==> flow/design.v <==
module ExtendMUX(
	 input[23:0] in,
	 input[1:0] ImmSrc,
	 output reg[31:0] ExtImm
	 );
	integer i;
	always @ (*)
	begin
		case(ImmSrc)
		2'b00:  
		begin
			ExtImm[7:0] = in[7:0];
			for(i=8;i<32;i=i+1)
				ExtImm[i] = in[7];
		end
		2'b01: 
		begin
			ExtImm[11:0] = in[11:0];
			for(i=12;i<32;i=i+1)
				ExtImm[i] = 'b0;
		end
		2'b10:  
		begin
			ExtImm[1:0] = 2'b00;
			ExtImm[25:2] = in[23:0];
			for(i=26;i<32;i=i+1)
				ExtImm[i] = in[23];
		end
		default:
			ExtImm = 'h00000000;
		endcase
	end
endmodule
module RegisterFile(
	input clk,
	input reset,
	input we,
	input RegSrcW,
	input[1:0] RegSrc,
	input[3:0] addr1,
	input[3:0] addr2,
	input[3:0] addr3,
	input[3:0] waddr,
	input[31:0] wdata,
	input[31:0] pcin,
	output reg[31:0] data1,
	output reg[31:0] data2,
	output reg[31:0] data3,
	output[31:0] pcout
	);
	reg[31:0] registers[15:0];
	integer idx;
	assign pcout = registers[15] + 32'd4;
	always @ (negedge clk)
	begin
		if (reset)
		begin
			for(idx=0; idx<=15; idx=idx+1) begin
				registers[idx] <= 'h00000000;
			end
		end
		else
		  begin
			if(we)
					registers[waddr] <= wdata;
		    if (RegSrcW == 1'b1) registers[15] <= pcin;
			else if (waddr != 4'b1111)
			    registers[15] <= pcin;	
		end
	end
	always @ (posedge clk)
	begin
		if (reset)
		begin
			data1 <= 'h00000000;
			data2 <= 'h00000000;
		end
		else
	    begin
			if (addr1 == 15) begin
				data1 <= registers[15] +32'd8;
			end
			else begin
				if(RegSrc[0] != 1'b1)
					data1 <= registers[addr1];
				else
					data1 <= registers[15] + 32'd8;
			end
			if (addr2 == 15) begin
				data2 <= registers[15] + 32'd8;
			end
			else
			begin
					data2 <= registers[addr2];
			end
			if (addr3 == 15) begin
				data3 <= registers[15] + 32'd8;
			end
			else begin
				data3 <= registers[addr3];
			end
		end
	end
endmodule
module armreduced(
	input clk,
	input reset,
	output[31:0] pc,
	input[31:0] inst,
	input nIRQ,
	output[3:0] be,
	output[31:0] memaddr,
	output memwrite,
	output memread,
	output[31:0] writedata,
	input[31:0] readdata
	);
	wire PCSrcD, PCSrcE, PCSrcM, PCSrcW;
	wire RegWriteD, RegWriteE, RegWriteM, RegWriteW;
	wire MemtoRegD, MemtoRegE, MemtoRegM, MemtoRegW;
	wire MemWriteD, MemWriteE, MemWriteM;
	wire [3:0] ALUControlD, ALUControlE;
	wire BranchD, BranchE, BranchTakenE;
	wire ALUSrcD, ALUSrcE;
	wire FlagWriteD, FlagWriteE;
	wire [1:0] ImmSrcD;
	wire [1:0] RegSrcD;
	wire [3:0] condE;
	wire condEx;
	wire [3:0] NZCV, FlagsE;
	wire newPCSrcE, newRegWriteE, newMemWriteE;
	wire [3:0] ALUFlags;
	wire InvalidRegD, InvalidRegE;
	wire StallF, StallD;
	wire FlushD, FlushE;
	wire FlushCtrlD;
	wire [1:0] ForwardAE, ForwardBE;
	wire[31:0] PCPlus4F, PCBranch;
	wire[31:0] NextPC;
	wire [31:0] PCF;
	wire [31:0] ResultW;
	assign be = 4'b1111;
	assign PCBranch = ALUResultE;
	assign NextPC = (BranchTakenE == 1'b1) ? PCBranch : (PCSrcW == 1'b1) ? ResultW : PCPlus4F;
	RegisterWBIF _RegisterWBIF(.clk(clk), .en(~StallF), .PC(NextPC), .PCF(PCF), .reset(reset));
	wire [31:0] instF;
	wire [31:0] instD;
	assign pc = PCF;
	assign PCPlus4F = PCF + 32'd4;
	RegisterIFID _RegisterIFID(.instF(inst), .clk(clk), .clr(FlushD), .en(~StallD), .instD(instD), .reset(reset));
	wire [1:0] OpcodeD;
	wire [3:0] ReadAddr1, ReadAddr2, WriteAddr, WA3D;
	wire [31:0] ReadData1, ReadData2, ReadData3;
	assign OpcodeD = instD[27:26];
	assign ReadAddr1 = instD[19:16];
	assign ReadAddr2 = (RegSrcD[1] == 1'b0) ? instD[3:0] : instD[15:12];
	assign WA3D = instD[15:12];
	ctrlSig _ctrlSig(.op(OpcodeD), .funct(instD[25:20]), .ALUOp(ALUControlD), .ImmSrc(ImmSrcD), .RegSrc(RegSrcD),  
		.PCSrc(PCSrcD), .RegWrite(RegWriteD), .MemWrite(MemWriteD), .MemtoReg(MemtoRegD), 
		.ALUSrc(ALUSrcD), .Svalue(FlagWriteD), .Branch(BranchD), .InvalidReg(InvalidRegD));
	wire newPCSrcD;
	assign newPCSrcD = (instD[15:12] == 4'b1111 && instD[24:21] == 4'b1101) ? 1'b1 : 1'b0;
	wire[31:0] pcoutD, pcoutE, pcoutM, pcoutW;	
	RegisterFile _RegisterFile(.clk(clk), .reset(reset), .we(RegWriteW), .RegSrcW(RegSrcW), .RegSrc(RegSrcD), 
		.addr1(ReadAddr1), .addr2(ReadAddr2), .addr3(WA3D), .waddr(WA3W), .wdata(ResultW), .pcin(PCF), 
		.data1(ReadData1), .data2(ReadData2), .data3(ReadData3), .pcout(pcoutD));
    wire IsReadAddr1_ValidD; 
    wire IsReadAddr2_ValidD;  
    assign IsReadAddr1_ValidD = ((instD[25:21] == 4'b1101 && OpcodeD == 2'b00) || BranchD)?  1'b0 : 1'b1;
    assign IsReadAddr2_ValidD = ( RegSrcD[1] == 1'b0 || (OpcodeD == 2'b01 && instD[20] == 1'b1 ) || (instD[25:21] ==4'b1101 &&
    OpcodeD == 2'b00)) ? 1'b1 : 1'b0;
	wire [31:0] ExtImmD;
	ExtendMUX _ExtendMUX(.in(instD[23:0]), .ImmSrc(ImmSrcD), .ExtImm(ExtImmD));
    wire RegSrcE;
	wire [1:0] OpcodeE;
    wire [3:0] ReadAddr1E, ReadAddr2E;
    wire [31:0] ReadData1E, ReadData2E;
    wire [3:0] WA3E, newWA3E;
    wire [31:0] ExtImmE;
	RegisterIDEXE _RegisterIDEXE(.ReadAddr1D(ReadAddr1), .ReadAddr2D(ReadAddr2), .OpcodeD(OpcodeD),
		.PCSrcD(newPCSrcD), .RegWriteD(RegWriteD), .MemtoRegD(MemtoRegD), .MemWriteD(MemWriteD),
        .ALUControlD(ALUControlD),.BranchD(BranchD),.ALUSrcD(ALUSrcD),.FlagWriteD(FlagWriteD),
		.CondD(instD[31:28]),.FlagsD(NZCV), .RegSrcD(RegSrcD[0]),
		.ReadData1D(ReadData1), .ReadData2D(ReadData2), .WriteAddress3D(WA3D),
		.ExtImmD(ExtImmD), .IsReadAddr1_ValidD(IsReadAddr1_ValidD), .IsReadAddr2_ValidD(IsReadAddr2_ValidD),
		.pcoutD(pcoutD), .clk(clk), .clr(FlushE), .reset(reset), .flushCtrlSig(FlushCtrlD),
        .ReadAddr1E(ReadAddr1E), .ReadAddr2E(ReadAddr2E), .OpcodeE(OpcodeE),
		.PCSrcE(PCSrcE),.RegWriteE(RegWriteE), .MemtoRegE(MemtoRegE),.MemWriteE(MemWriteE),
		.ALUControlE(ALUControlE),.BranchE(BranchE),.ALUSrcE(ALUSrcE), .FlagWriteE(FlagWriteE),
		.condE(condE),.FlagsE(FlagsE), .RegSrcE(RegSrcE),
		.ReadData1E(ReadData1E),.ReadData2E(ReadData2E),.WriteAddress3E(WA3E),
		.ExtImmE(ExtImmE), .IsReadAddr1_ValidE(IsReadAddr1_ValidE), .IsReadAddr2_ValidE(IsReadAddr2_ValidE), .pcoutE(pcoutE)
    );
	wire [31:0] WriteDataE, ALUResultE;
    wire [31:0] SrcAE,SrcBE; 
    wire IsReadAddr1_ValidE, IsReadAddr2_ValidE;
    assign  newWA3E = (BranchTakenE) ? 4'd14 : WA3E;
    assign SrcAE = (ForwardAE == 2'b00) ? ReadData1E : (ForwardAE == 2'b01) ? ResultW : ALUOutM;
    assign WriteDataE = (ForwardBE == 2'b00) ? ReadData2E :(ForwardBE == 2'b01) ? ResultW : ALUOutM;
    assign SrcBE = (ALUSrcE == 1'b0) ? WriteDataE : ExtImmE;
    ALU32bit _ALU32bit (.SrcA(SrcAE), .SrcB(SrcBE), .ALUOp(ALUControlE), .ALUResult(ALUResultE), .ALUFlags(ALUFlags));
	conditionUnit _conditionUnit(.FlagWriteE(FlagWriteE), .condE(condE), .FlagsE(FlagsE), .ALUFlags(ALUFlags), 
		.NZCV(NZCV), .condEx(condEx));
	assign BranchTakenE = BranchE & condEx;
    assign newPCSrcE = PCSrcE & condEx;
    assign newRegWriteE = RegWriteE & condEx;
    assign newMemWriteE = MemWriteE & condEx;
	wire [3:0] WA3M;
    wire [31:0] WriteDataM;
    wire [31:0] ALUOutM;
    wire RegSrcM;
    wire BranchTakenM, BranchTakenW;
    RegisterEXEMEM _RegisterEXEMEM(
		.PCSrcE(newPCSrcE),.RegWriteE(newRegWriteE),.MemtoRegE(MemtoRegE),.MemWriteE(newMemWriteE),
        .clk(clk), .reset(reset),
		.ALUResultE(ALUResultE),.WriteDataE(WriteDataE),.WA3E(newWA3E), .RegSrcE(RegSrcE), .pcoutE(pcoutE), .BranchTakenE(BranchTakenE), 
        .PCSrcM(PCSrcM), .RegWriteM(RegWriteM), .MemtoRegM(MemtoRegM), .MemWriteM(MemWriteM), 
        .WriteDataM(WriteDataM),.ALUOutM(ALUOutM), .WA3M(WA3M), .RegSrcM(RegSrcM), .pcoutM(pcoutM), .BranchTakenM(BranchTakenM));
	assign memaddr = ALUOutM;
    assign memread = 1'b1;  
    assign memwrite = MemWriteM;
    assign writedata = WriteDataM;
	wire [31:0] ReadDataW, ALUOutW;
	wire [3:0] WA3W;
	wire RegSrcW;
	RegisterMEMWB _RegisterMEMWB(
		.clk(clk),
		.reset(reset),
		.PCSrcM(PCSrcM),
		.RegWriteM(RegWriteM),
		.MemtoRegM(MemtoRegM),
		.ALUOutM(ALUOutM),
		.ReadDataM(readdata),
		.WA3M(WA3M),
		.RegSrcM(RegSrcM),
		.pcoutM(pcoutM),
		.BranchTakenM(BranchTakenM),
		.PCSrcW(PCSrcW),
		.RegWriteW(RegWriteW),
		.MemtoRegW(MemtoRegW),
		.ReadDataW(ReadDataW),
		.ALUOutW(ALUOutW),
		.WA3W(WA3W),
		.RegSrcW(RegSrcW),
		.pcoutW(pcoutW),
		.BranchTakenW(BranchTakenW));
	assign ResultW = (BranchTakenW) ? pcoutW : (MemtoRegW == 1'b1) ? ReadDataW : ALUOutW;
	StallforControlHazard _StallforControlHazard(.newPCSrcE(newPCSrcE), .PCSrcM(PCSrcM), .PCSrcW(PCSrcW), 
	 .BranchTakenE(BranchTakenE), .FlushD(FlushD), .FlushE(FlushE));
    StallforDataHazard _StallforDataHazard(
		.ReadRegister1(ReadAddr1), .ReadRegister2(ReadAddr2),.WriteRegisterE(WA3E),
		.OpcodeE(OpcodeE), .RegWriteE(RegWriteE), .BranchTakenE(BranchTakenE),
		.StallF(StallF),.StallD(StallD),.FlushCtrlD(FlushCtrlD), .IsReadAddr1_ValidE(IsReadAddr1_ValidE),
		.WriteRegisterW(WA3W), .RegWriteW(RegWriteW));
	ForwardforDataHazard _ForwardforDataHazard(
    	.ReadAddr1E(ReadAddr1E), .ReadAddr2E(ReadAddr2E),
		.WriteAddrM(WA3M),.regWriteM(RegWriteM),
    	.WriteAddrW(WA3W), .regWriteW(RegWriteW), 
		.ForwardAE(ForwardAE), .ForwardBE(ForwardBE),
		.IsReadAddr1_ValidE(IsReadAddr1_ValidE), 
        .IsReadAddr2_ValidE(IsReadAddr2_ValidE) 
		);
endmodule
module RegisterIFID(
    input [31:0] instF,
    input clk,
    input clr,
    input en,
    input reset,
    output reg [31:0] instD
);
    always @(negedge clk) begin
        if (clr)
            instD <= 32'd0;
        else if (reset)
            instD <= 32'd0;
        else if (en)
            instD <= instF;
        else 
            instD <= instD;
    end
endmodule
module RegisterIDEXE(
    input [3:0]ReadAddr1D,
    input [3:0]ReadAddr2D,
    input [1:0]OpcodeD,
    input PCSrcD,
    input RegWriteD,
    input MemtoRegD,
    input MemWriteD,
    input [3:0] ALUControlD,
    input BranchD,
    input ALUSrcD,
    input FlagWriteD,
    input [3:0] CondD,
    input [3:0] FlagsD,
    input RegSrcD,
    input [31:0] ReadData1D,
    input [31:0] ReadData2D,
    input [3:0] WriteAddress3D,
    input [31:0] ExtImmD,
    input flushCtrlSig,
    input InvalidRegD,
    input IsReadAddr1_ValidD,
    input IsReadAddr2_ValidD,
    input [31:0]pcoutD,
    input clk,
    input clr,
    input reset,
    output reg [3:0] ReadAddr1E,
    output reg [3:0] ReadAddr2E,
    output reg [1:0] OpcodeE,
    output reg PCSrcE,
    output reg RegWriteE,
    output reg MemtoRegE,
    output reg MemWriteE,
    output reg [3:0] ALUControlE,
    output reg BranchE,
    output reg ALUSrcE,
    output reg FlagWriteE,
    output reg [3:0] condE,
    output reg [3:0] FlagsE,
    output reg RegSrcE,
    output reg [31:0] ReadData1E,
    output reg [31:0] ReadData2E,
    output reg [3:0] WriteAddress3E,
    output reg [31:0] ExtImmE,
    output reg InvalidRegE,
    output reg IsReadAddr1_ValidE,
    output reg IsReadAddr2_ValidE,
    output reg [31:0] pcoutE
);
    always @(negedge clk) begin
        if (clr) begin
            ReadAddr1E <= 4'b0;
            ReadAddr2E <= 4'b0;
            OpcodeE <= 2'b0;
            PCSrcE <= 1'b0;
            RegWriteE <= 1'b0;
            MemtoRegE <= 1'b0;
            MemWriteE <= 1'b0;
            ALUControlE <= 4'b0000;
            BranchE <= 1'b0;
            ALUSrcE <= 1'b0;
            FlagWriteE <= 1'b0;
            condE <= 4'b0;
            RegSrcE <= 1'b0;
            ReadData1E <= 32'b0;
            ReadData2E <= 32'b0;
            WriteAddress3E <= 4'b0;
            ExtImmE <= 32'b0;
            InvalidRegE <= 1'b0;
            IsReadAddr1_ValidE <= 1'b0; 
            IsReadAddr2_ValidE <= 1'b0;
            pcoutE <= 32'b0;
            FlagsE <= 4'b0000;
        end
        else if (reset) begin
            ReadAddr1E <= 4'b0;
            ReadAddr2E <= 4'b0;
            OpcodeE <= 2'b0;
            PCSrcE <= 1'b0;
            RegWriteE <= 1'b0;
            MemtoRegE <= 1'b0;
            MemWriteE <= 1'b0;
            ALUControlE <= 4'b0000;
            BranchE <= 1'b0;
            ALUSrcE <= 1'b0;
            FlagWriteE <= 1'b0;
            condE <= 4'b0;
            RegSrcE <= 1'b0;
            FlagsE <= 4'b0;
            ReadData1E <= 32'b0;
            ReadData2E <= 32'b0;
            WriteAddress3E <= 4'b0;
            ExtImmE <= 32'b0;
            InvalidRegE <= 1'b0;
            IsReadAddr1_ValidE <= 1'b0; 
            IsReadAddr2_ValidE <= 1'b0;
            pcoutE <= 32'b0;
            FlagsE <= 4'b0000;
		end
        else begin
            if (flushCtrlSig == 1'b1) begin
                PCSrcE <= 1'b0;
                RegWriteE <= 1'b0;
                MemtoRegE <= 1'b0;
                MemWriteE <= 1'b0;
                ALUControlE <= 4'b0000;
                BranchE <= 1'b0;
                ALUSrcE <= 1'b0;
                FlagWriteE <= 1'b0;
                condE <= 4'b0;     
                RegSrcE <= 1'b0;
                InvalidRegE <= 1'b0;   
                IsReadAddr1_ValidE <= 1'b0; 
                IsReadAddr2_ValidE <= 1'b0;
            end
            else begin
                PCSrcE <= PCSrcD;
                RegWriteE <= RegWriteD;
                MemtoRegE <= MemtoRegD;
                MemWriteE <= MemWriteD;
                ALUControlE <= ALUControlD;
                BranchE <= BranchD;
                ALUSrcE <= ALUSrcD;
                FlagWriteE <= FlagWriteD;
                condE <= CondD;
                RegSrcE <= RegSrcD;
                InvalidRegE <= InvalidRegD;
                IsReadAddr1_ValidE <= IsReadAddr1_ValidD; 
                IsReadAddr2_ValidE <= IsReadAddr2_ValidD; 
            end
            ReadAddr1E <= ReadAddr1D;
            ReadAddr2E <= ReadAddr2D;
            OpcodeE <= OpcodeD;
            ReadData1E <= ReadData1D;
            ReadData2E <= ReadData2D;
            WriteAddress3E <= WriteAddress3D;
            ExtImmE <= ExtImmD;
            pcoutE <= pcoutD;
            FlagsE <= FlagsD;
        end
    end
endmodule
module RegisterEXEMEM(
   input PCSrcE,
   input RegWriteE,
   input MemtoRegE,
   input MemWriteE,
   input clk,
   input reset,
   input [31:0] ALUResultE,
   input [31:0] WriteDataE,
   input [3:0] WA3E,
   input RegSrcE,
   input [31:0]pcoutE,
   input BranchTakenE,
   output reg PCSrcM,
   output reg RegWriteM,
   output reg MemtoRegM,
   output reg MemWriteM,
   output reg [3:0] WA3M,
   output reg [31:0] WriteDataM,
   output reg [31:0] ALUOutM,
   output reg RegSrcM,
   output reg [31:0]pcoutM,
   output reg BranchTakenM
   );
   always @ (negedge clk) begin
      if (reset) begin
            PCSrcM <= 1'b0;
            RegWriteM <= 1'b0;
            MemtoRegM <= 1'b0;
            MemWriteM <= 1'b0;
            WA3M <= 4'b0;
            ALUOutM <= 32'b0;
            WriteDataM <= 32'b0;
            RegSrcM <= 1'b0;
            pcoutM <= 32'b0;
            BranchTakenM <= 1'b0;
      end
      else
            PCSrcM <= PCSrcE;
            RegWriteM <= RegWriteE;
            MemtoRegM <= MemtoRegE;
            MemWriteM <= MemWriteE;
            WA3M <= WA3E;
            ALUOutM <= ALUResultE;
            WriteDataM <= WriteDataE;
            RegSrcM <= RegSrcE;
            pcoutM <= pcoutE;
            BranchTakenM <= BranchTakenE;
      end
endmodule
module RegisterMEMWB(
   input clk,
   input reset,
   input PCSrcM,
   input RegWriteM,
   input MemtoRegM,
   input [31:0] ALUOutM,
   input [31:0] ReadDataM,
   input [3:0] WA3M,
   input RegSrcM,
   input [31:0]pcoutM,
   input BranchTakenM,
   output reg PCSrcW,
   output reg RegWriteW,
   output reg MemtoRegW,
   output reg [31:0]ReadDataW,
   output reg [31:0] ALUOutW,
   output reg [3:0] WA3W,
   output reg RegSrcW,
   output reg [31:0]pcoutW,
   output reg BranchTakenW
);
 always @ (negedge clk) begin
      if (reset) begin
            PCSrcW <= 1'b0;
            RegWriteW <= 1'b0;
            MemtoRegW <= 1'b0;
            ReadDataW <= 32'b0;
            ALUOutW <= 32'b0;
            WA3W <= 4'b0;
            RegSrcW <= 1'b0;
            pcoutW <= 32'b0;
            BranchTakenW <= 1'b0;
      end
      else
           PCSrcW <= PCSrcM;
           RegWriteW <= RegWriteM;
           MemtoRegW <= MemtoRegM;
           ReadDataW <= ReadDataM;
           ALUOutW <= ALUOutM;
           WA3W <= WA3M;
           RegSrcW <= RegSrcM;
           pcoutW <= pcoutM;
           BranchTakenW <= BranchTakenM;
      end
endmodule
module RegisterWBIF(
    input clk,
    input en,
    input [31:0] PC,
    input reset,
    output reg [31:0] PCF
);
    always @(negedge clk) begin
		if (reset)
			PCF <= 'h00000000;
        else if (en)
            PCF <= PC;
        else
            PCF <= PCF;
    end
endmodule
module StallforControlHazard(
    input newPCSrcE,
    input PCSrcM,
    input PCSrcW,
    input BranchTakenE,
    output reg FlushD,
    output reg FlushE
);
  always @(*) begin
    if (BranchTakenE == 1'b1) begin
       FlushD = 1'b1;
       FlushE = 1'b1;
    end
    else if (newPCSrcE == 1'b1 || PCSrcM == 1'b1 || PCSrcW == 1'b1) begin
       FlushD = 1'b1;
       FlushE = 1'b1;
    end
    else begin
       FlushD = 1'b0;
       FlushE = 1'b0;
    end
  end
endmodule
module StallforDataHazard(
    input [3:0] ReadRegister1,
    input [3:0] ReadRegister2,
    input [3:0] WriteRegisterE,
    input [3:0] WriteRegisterW,
    input [1:0] OpcodeE,
    input RegWriteE,
    input RegWriteW,
    input BranchTakenE,
    input IsReadAddr1_ValidE,
    output reg StallF,
    output reg StallD,
    output reg FlushCtrlD
);
    always @(*) begin
        if (RegWriteE == 1'b1 && OpcodeE == 2'b01 && (WriteRegisterE == ReadRegister1 || WriteRegisterE == ReadRegister2
    )) begin  
                StallF = 1;  
                StallD = 1;
                FlushCtrlD = 1;
          end
        else if (BranchTakenE == 1'b0 && RegWriteW == 1'b1 && (WriteRegisterW == ReadRegister1 || WriteRegisterW == ReadRegister2))
           begin StallF = 1; StallD = 1; FlushCtrlD = 1;
           end
        else begin
            StallF = 0;
            StallD = 0;
            FlushCtrlD = 0;
        end
    end
endmodule
module ForwardforDataHazard(
    input [3:0] ReadAddr1E,
    input [3:0] ReadAddr2E,
    input InvalidRegE,  
    input [3:0] WriteAddrM,
    input regWriteM,
    input [3:0] WriteAddrW,
    input regWriteW,
    input IsReadAddr1_ValidE, 
    input IsReadAddr2_ValidE, 
    output reg [1:0] ForwardAE,
    output reg [1:0] ForwardBE
);
    wire match1EM;
    wire match1EW;
    wire match2EM;
    wire match2EW;
    assign match1EM = (ReadAddr1E == WriteAddrM) ? 1'b1 : 1'b0;
    assign match1EW = (ReadAddr1E == WriteAddrW) ? 1'b1 : 1'b0;
    assign match2EM = (ReadAddr2E == WriteAddrM) ? 1'b1 : 1'b0;
    assign match2EW = (ReadAddr2E == WriteAddrW) ? 1'b1 : 1'b0;
    always @(*) begin
        begin
            if (match1EM && regWriteM)
                ForwardAE = 2'b10;
            else if (match1EW && regWriteW)
                ForwardAE = 2'b01;
            else
                ForwardAE = 2'b00;
        end
        begin
            if (match2EM && regWriteM)
                ForwardBE = 2'b10;
            else if (match2EW && regWriteW)
                ForwardBE = 2'b01;
            else
                ForwardBE = 2'b00;
        end
    end
endmodule
module ctrlSig(
	input [1:0] op,
	input [5:0] funct,
	output reg [3:0] ALUOp,
	output reg [1:0] ImmSrc,
	output reg [1:0] RegSrc,
	output reg PCSrc,
	output reg RegWrite,
	output reg MemWrite,
	output reg MemtoReg,
	output reg ALUSrc,
	output reg Svalue,
	output reg Branch,
	output reg InvalidReg
	);
	wire [3:0] cmd = funct[4:1];
	wire cmpOnly = (cmd[3:2] == 2'b10);
	always @ (*)
	begin
		ALUOp = 4'b0100;
		ImmSrc = 2'b00;
		RegSrc = 2'b00;
		PCSrc = 1'b0;
		RegWrite = 1'b0;
		MemWrite = 1'b0;
		MemtoReg = 1'b0;
		ALUSrc = 1'b0;
		Svalue = 1'b0;
		Branch = 1'b0;
		InvalidReg = 1'b0;
		case(op)
		2'b00:  
		begin
			ALUOp = cmd;
			ImmSrc = 2'b00;
			ALUSrc = funct[5];
			RegWrite = ~cmpOnly;
			Svalue = funct[0] | cmpOnly;
		end
		2'b01:  
		begin
			ALUOp = funct[3] ? 4'b0100 : 4'b0010;
			ImmSrc = 2'b01;
			ALUSrc = 1'b1;
			RegWrite = funct[0];
			MemtoReg = funct[0];
			MemWrite = ~funct[0];
			RegSrc = {~funct[0], 1'b0};
		end
		2'b10:  
		begin
			ALUOp = 4'b0100;
			ImmSrc = 2'b10;
			ALUSrc = 1'b1;
			RegSrc = 2'b01;
			Branch = 1'b1;
			RegWrite = funct[4];
		end
		default: ;
		endcase
	end
endmodule
module ALU32bit(
	input [31:0] SrcA,
	input [31:0] SrcB,
	input [3:0] ALUOp,
	output reg [31:0] ALUResult,
	output [3:0] ALUFlags
	);
	reg [32:0] sum;
	reg arith;
	reg [31:0] opA, opB;
	always @ (*)
	begin
		arith = 1'b0;
		opA = SrcA;
		opB = SrcB;
		sum = 33'd0;
		case(ALUOp)
		4'b0000, 4'b1000: ALUResult = SrcA & SrcB;        
		4'b0001, 4'b1001: ALUResult = SrcA ^ SrcB;        
		4'b0010, 4'b0110, 4'b1010:                        
		begin
			arith = 1'b1;
			opB = ~SrcB;
			sum = {1'b0, SrcA} + {1'b0, ~SrcB} + 33'd1;
			ALUResult = sum[31:0];
		end
		4'b0011, 4'b0111:                                 
		begin
			arith = 1'b1;
			opA = SrcB;
			opB = ~SrcA;
			sum = {1'b0, SrcB} + {1'b0, ~SrcA} + 33'd1;
			ALUResult = sum[31:0];
		end
		4'b0100, 4'b0101, 4'b1011:                        
		begin
			arith = 1'b1;
			sum = {1'b0, SrcA} + {1'b0, SrcB};
			ALUResult = sum[31:0];
		end
		4'b1100: ALUResult = SrcA | SrcB;                 
		4'b1101: ALUResult = SrcB;                        
		4'b1110: ALUResult = SrcA & ~SrcB;                
		default: ALUResult = ~SrcB;                       
		endcase
	end
	assign ALUFlags[3] = ALUResult[31];
	assign ALUFlags[2] = (ALUResult == 32'd0);
	assign ALUFlags[1] = arith & sum[32];
	assign ALUFlags[0] = arith & (opA[31] == opB[31]) & (ALUResult[31] != opA[31]);
endmodule
module conditionUnit(
	input FlagWriteE,
	input [3:0] condE,
	input [3:0] FlagsE,
	input [3:0] ALUFlags,
	output [3:0] NZCV,
	output reg condEx
	);
	wire N = FlagsE[3];
	wire Z = FlagsE[2];
	wire C = FlagsE[1];
	wire V = FlagsE[0];
	always @ (*)
	begin
		case(condE)
		4'b0000: condEx = Z;                  
		4'b0001: condEx = ~Z;                 
		4'b0010: condEx = C;                  
		4'b0011: condEx = ~C;                 
		4'b0100: condEx = N;                  
		4'b0101: condEx = ~N;                 
		4'b0110: condEx = V;                  
		4'b0111: condEx = ~V;                 
		4'b1000: condEx = C & ~Z;             
		4'b1001: condEx = ~C | Z;             
		4'b1010: condEx = (N == V);           
		4'b1011: condEx = (N != V);           
		4'b1100: condEx = ~Z & (N == V);      
		4'b1101: condEx = Z | (N != V);       
		default: condEx = 1'b1;               
		endcase
	end
	assign NZCV = (FlagWriteE & condEx) ? ALUFlags : FlagsE;
endmodule
Reports on armreduced. Each step is given for the RTL above and for the edited RTL. Lines under "original" count in the file above, lines under "edited" in the edited file. "difference": "edited" minus "original" as printed here. Operators: Yosys type, input widths -> output width; for muxes data width and select width s. Library cell names are shortened. The mark n/a stands for no value.

Top module: armreduced. Clock input: clk. Standard-cell library: sky130hd. Corner: tt_025C_1v80.

The edit. Unified diff, file above to edited file. This change comes from a script, not from a designer. The edited design behaves differently; no optimisation was intended.

```diff
@@ -694,5 +694,5 @@
 module ALU32bit(
 	input [31:0] SrcA,
-	input [31:0] SrcB,
+	input [30:0] SrcB,
 	input [3:0] ALUOp,
 	output reg [31:0] ALUResult,
```

Word-level counts. Source: Yosys, flattened and elaborated, memories not mapped. Widths are those after wreduce. Print and check cells do not count. Yosys's memory passes give these memory sizes; they may raise the number of words (mostly to a power of two), join words into wider ones and drop unused or constant bits.

Storage and ports: bits in registers (original 495, edited 495, difference 0); bits in writable memories (original 512, edited 512, difference 0); output and inout port bits (original 102, edited 102, difference 0); elaborated cells (original 252, edited 253, difference +1); input port bits (original 67, edited 67, difference 0); memory cells (original 1, edited 1, difference 0).

Cells by class: $add $sub $neg (original 8, edited 8, difference 0); muxes and demuxes (original 79, edited 79, difference 0); equality and inequality tests (original 53, edited 53, difference 0); reduce/logical cells (original 34, edited 34, difference 0); bitwise logic cells (original 34, edited 35, difference +1).

Operators by type and width: $add 32x32->33 (original 3, edited 0, difference -3); $add 32x31->33 (original 0, edited 2, difference +2); $mux 32 (original 22, edited 21, difference -1); $and 32x32->32 (original 2, edited 1, difference -1); $not 32->32 (original 2, edited 1, difference -1); $or 32x32->32 (original 1, edited 0, difference -1); $xor 32x32->32 (original 1, edited 0, difference -1); $add 31x32->33 (original 0, edited 1, difference +1); $and 32x31->32 (original 0, edited 1, difference +1); $mux 31 (original 0, edited 1, difference +1); $not 31->31 (original 0, edited 1, difference +1); $not 31->32 (original 0, edited 1, difference +1); $or 32x31->32 (original 0, edited 1, difference +1); $xor 32x31->32 (original 0, edited 1, difference +1); $mux 1 (original 21, edited 21, difference 0); $eq 4x4->1 const B (original 18, edited 18, difference 0); $pmux 1 s2 (original 16, edited 16, difference 0); $and 1x1->1 (original 12, edited 12, difference 0); $not 1->1 (original 11, edited 11, difference 0); $logic_and 1x1->1 (original 9, edited 9, difference 0); $eq 4x3->1 const B (original 8, edited 8, difference 0); $eq 4x4->1 (original 8, edited 8, difference 0); $reduce_or 2->1 (original 7, edited 7, difference 0); $eq 2x1->1 const B (original 5, edited 5, difference 0); $mux 4 (original 5, edited 5, difference 0); $or 1x1->1 (original 5, edited 5, difference 0); $eq 4x2->1 const B (original 4, edited 4, difference 0); $logic_not 2->1 (original 4, edited 4, difference 0).

Not every row of either side is listed.

Logic depth. Longest topological path by Yosys (ltp), each cell counted once; first at word level (registers and memories cut), then after technology mapping (sequential cells cut; the memories' decode and read muxes count).

Logic depth: word-level depth (original 15, edited 15, difference 0); ABC_AREA (original 0, edited 0); gate-level depth with buffers (original 25, edited 27, difference +2); depth with buffers taken out (original 22, edited 22, difference 0).

Synthesis result. Yosys stat after the flow's synthesis: flattened, memories mapped to cells. It holds for the ABC_AREA given above (unset counts as 0); a run with the other value may have another netlist.

Synthesis totals: sequential part of the area (um2) (original 25344.3, edited 25344.3, difference 0.0); buffer cells (original 443, edited 450, difference +7); cells in the netlist (original 5502, edited 5457, difference -45); flip-flops (original 1010, edited 1010, difference 0); chip area (Yosys) (um2) (original 53057.1, edited 52888.2, difference -168.9).

Cell types: nand2_1 (original 793, edited 675, difference -118); and3_1 (original 74, edited 143, difference +69); and2_1 (original 91, edited 23, difference -68); nor2_1 (original 794, edited 842, difference +48); mux2i_1 (original 70, edited 110, difference +40); a21oi_1 (original 247, edited 213, difference -34); buf_2 (original 45, edited 15, difference -30); clkbuf_1 (original 342, edited 369, difference +27); nor3_1 (original 100, edited 77, difference -23); or3_1 (original 18, edited 41, difference +23); o21ai_0 (original 220, edited 242, difference +22); o211ai_1 (original 53, edited 32, difference -21); a31oi_1 (original 65, edited 84, difference +19); nand2b_1 (original 39, edited 57, difference +18); o21ai_1 (original 25, edited 8, difference -17); buf_1 (original 37, edited 53, difference +16); a211oi_1 (original 115, edited 130, difference +15); a311oi_1 (original 70, edited 57, difference -13).

Not every row of either side is listed. The figures by module come from a second, unflattened synthesis with its own total; it is not the netlist above.

Unflattened totals: cell total of the unflattened synthesis (original 5290, edited 5309, difference +19); area (unflattened synthesis) (um2) (original 60155.2, edited 60389.2, difference +234.0).

Rows give one instance, submodules left out.

Modules, original: RegisterFile (instances 1, cells 2387, area 35018.6 um2, sequential area 17616.9 um2); ALU32bit (instances 1, cells 1312, area 8529.4 um2, sequential area 0.0 um2); RegisterIDEXE (instances 1, cells 369, area 4857.2 um2, sequential area 3303.2 um2); armreduced (instances 1, cells 619, area 3877.5 um2, sequential area 0.0 um2); RegisterEXEMEM (instances 1, cells 108, area 2139.6 um2, sequential area 2122.0 um2); RegisterMEMWB (instances 1, cells 107, area 2119.5 um2, sequential area 2102.0 um2); RegisterWBIF (instances 1, cells 104, area 1167.4 um2, sequential area 640.6 um2); RegisterIFID (instances 1, cells 106, area 1159.9 um2, sequential area 640.6 um2); ExtendMUX (instances 1, cells 60, area 360.3 um2, sequential area 0.0 um2); conditionUnit (instances 1, cells 28, area 269.0 um2, sequential area 0.0 um2); ctrlSig (instances 1, cells 31, area 222.7 um2, sequential area 0.0 um2); ForwardforDataHazard (instances 1, cells 32, area 215.2 um2, sequential area 0.0 um2); StallforDataHazard (instances 1, cells 25, area 203.9 um2, sequential area 0.0 um2); StallforControlHazard (instances 1, cells 2, area 15.0 um2, sequential area 0.0 um2).

Modules, edited: RegisterFile (instances 1, cells 2390, area 35007.3 um2, sequential area 17616.9 um2); ALU32bit (instances 1, cells 1334, area 8807.2 um2, sequential area 0.0 um2); RegisterIDEXE (instances 1, cells 369, area 4857.2 um2, sequential area 3303.2 um2); armreduced (instances 1, cells 613, area 3844.9 um2, sequential area 0.0 um2); RegisterEXEMEM (instances 1, cells 108, area 2139.6 um2, sequential area 2122.0 um2); RegisterMEMWB (instances 1, cells 107, area 2119.5 um2, sequential area 2102.0 um2); RegisterWBIF (instances 1, cells 104, area 1167.4 um2, sequential area 640.6 um2); RegisterIFID (instances 1, cells 106, area 1159.9 um2, sequential area 640.6 um2); ExtendMUX (instances 1, cells 60, area 360.3 um2, sequential area 0.0 um2); conditionUnit (instances 1, cells 28, area 269.0 um2, sequential area 0.0 um2); ctrlSig (instances 1, cells 31, area 222.7 um2, sequential area 0.0 um2); ForwardforDataHazard (instances 1, cells 32, area 215.2 um2, sequential area 0.0 um2); StallforDataHazard (instances 1, cells 25, area 203.9 um2, sequential area 0.0 um2); StallforControlHazard (instances 1, cells 2, area 15.0 um2, sequential area 0.0 um2).

Layout results. Both versions went through the flow (Yosys, OpenROAD) with the same settings in each pair. Constraints: input delay and output delay 20% of the set period each, output load 0.01 pF.

Flow settings, set A:
The figure for period_ns is 16.9. For CAP_MARGIN the number is 20. For CORE_MARGIN the number is 2. Under CORE_UTILIZATION stands 40. The figure for SLEW_MARGIN is 20.

Final reports, set A: total negative slack (ps) (original 0, edited 0, difference 0); die footprint (um2) (original 135571.0, edited 135144.0, difference -427.0); worst setup slack after layout (ps) (original 2953, edited 2555, difference -398); area of the standard cells in the finished layout (um2) (original 63417.1, edited 63551.0, difference +133.9); post-route worst hold slack (ps) (original 312, edited 307, difference -5); synthesized cell area (um2) (original 53057.1, edited 52888.2, difference -168.9); final design utilization (%) (original 48.2, edited 48.4, difference +0.2).

Flow settings, set B:
Under CELL_PAD_IN_SITES_DETAIL_PLACEMENT stands 0. The entry for CELL_PAD_IN_SITES_GLOBAL_PLACEMENT reads 3. Under CORE_ASPECT_RATIO stands 1.62. Under CORE_UTILIZATION stands 31. The entry for CTS_CLUSTER_DIAMETER reads 291. The entry for PLACE_DENSITY_LB_ADDON reads 0.04. SETUP_SLACK_MARGIN: 1.71. The figure for SLEW_MARGIN is 30. The figure for period_ns is 24.6. For CAP_MARGIN the number is 20. For CORE_MARGIN the number is 2.

Final reports, set B: total negative slack (ps) (original 0, edited 0, difference 0); die footprint (um2) (original 174573.0, edited 174024.0, difference -549.0); worst setup slack after layout (ps) (original 4776, edited 4985, difference +209); area of the standard cells in the finished layout (um2) (original 64655.8, edited 64498.1, difference -157.7); post-route worst hold slack (ps) (original 313, edited 312, difference -1); synthesized cell area (um2) (original 53057.1, edited 52888.2, difference -168.9); final design utilization (%) (original 38.0, edited 37.9, difference -0.1).
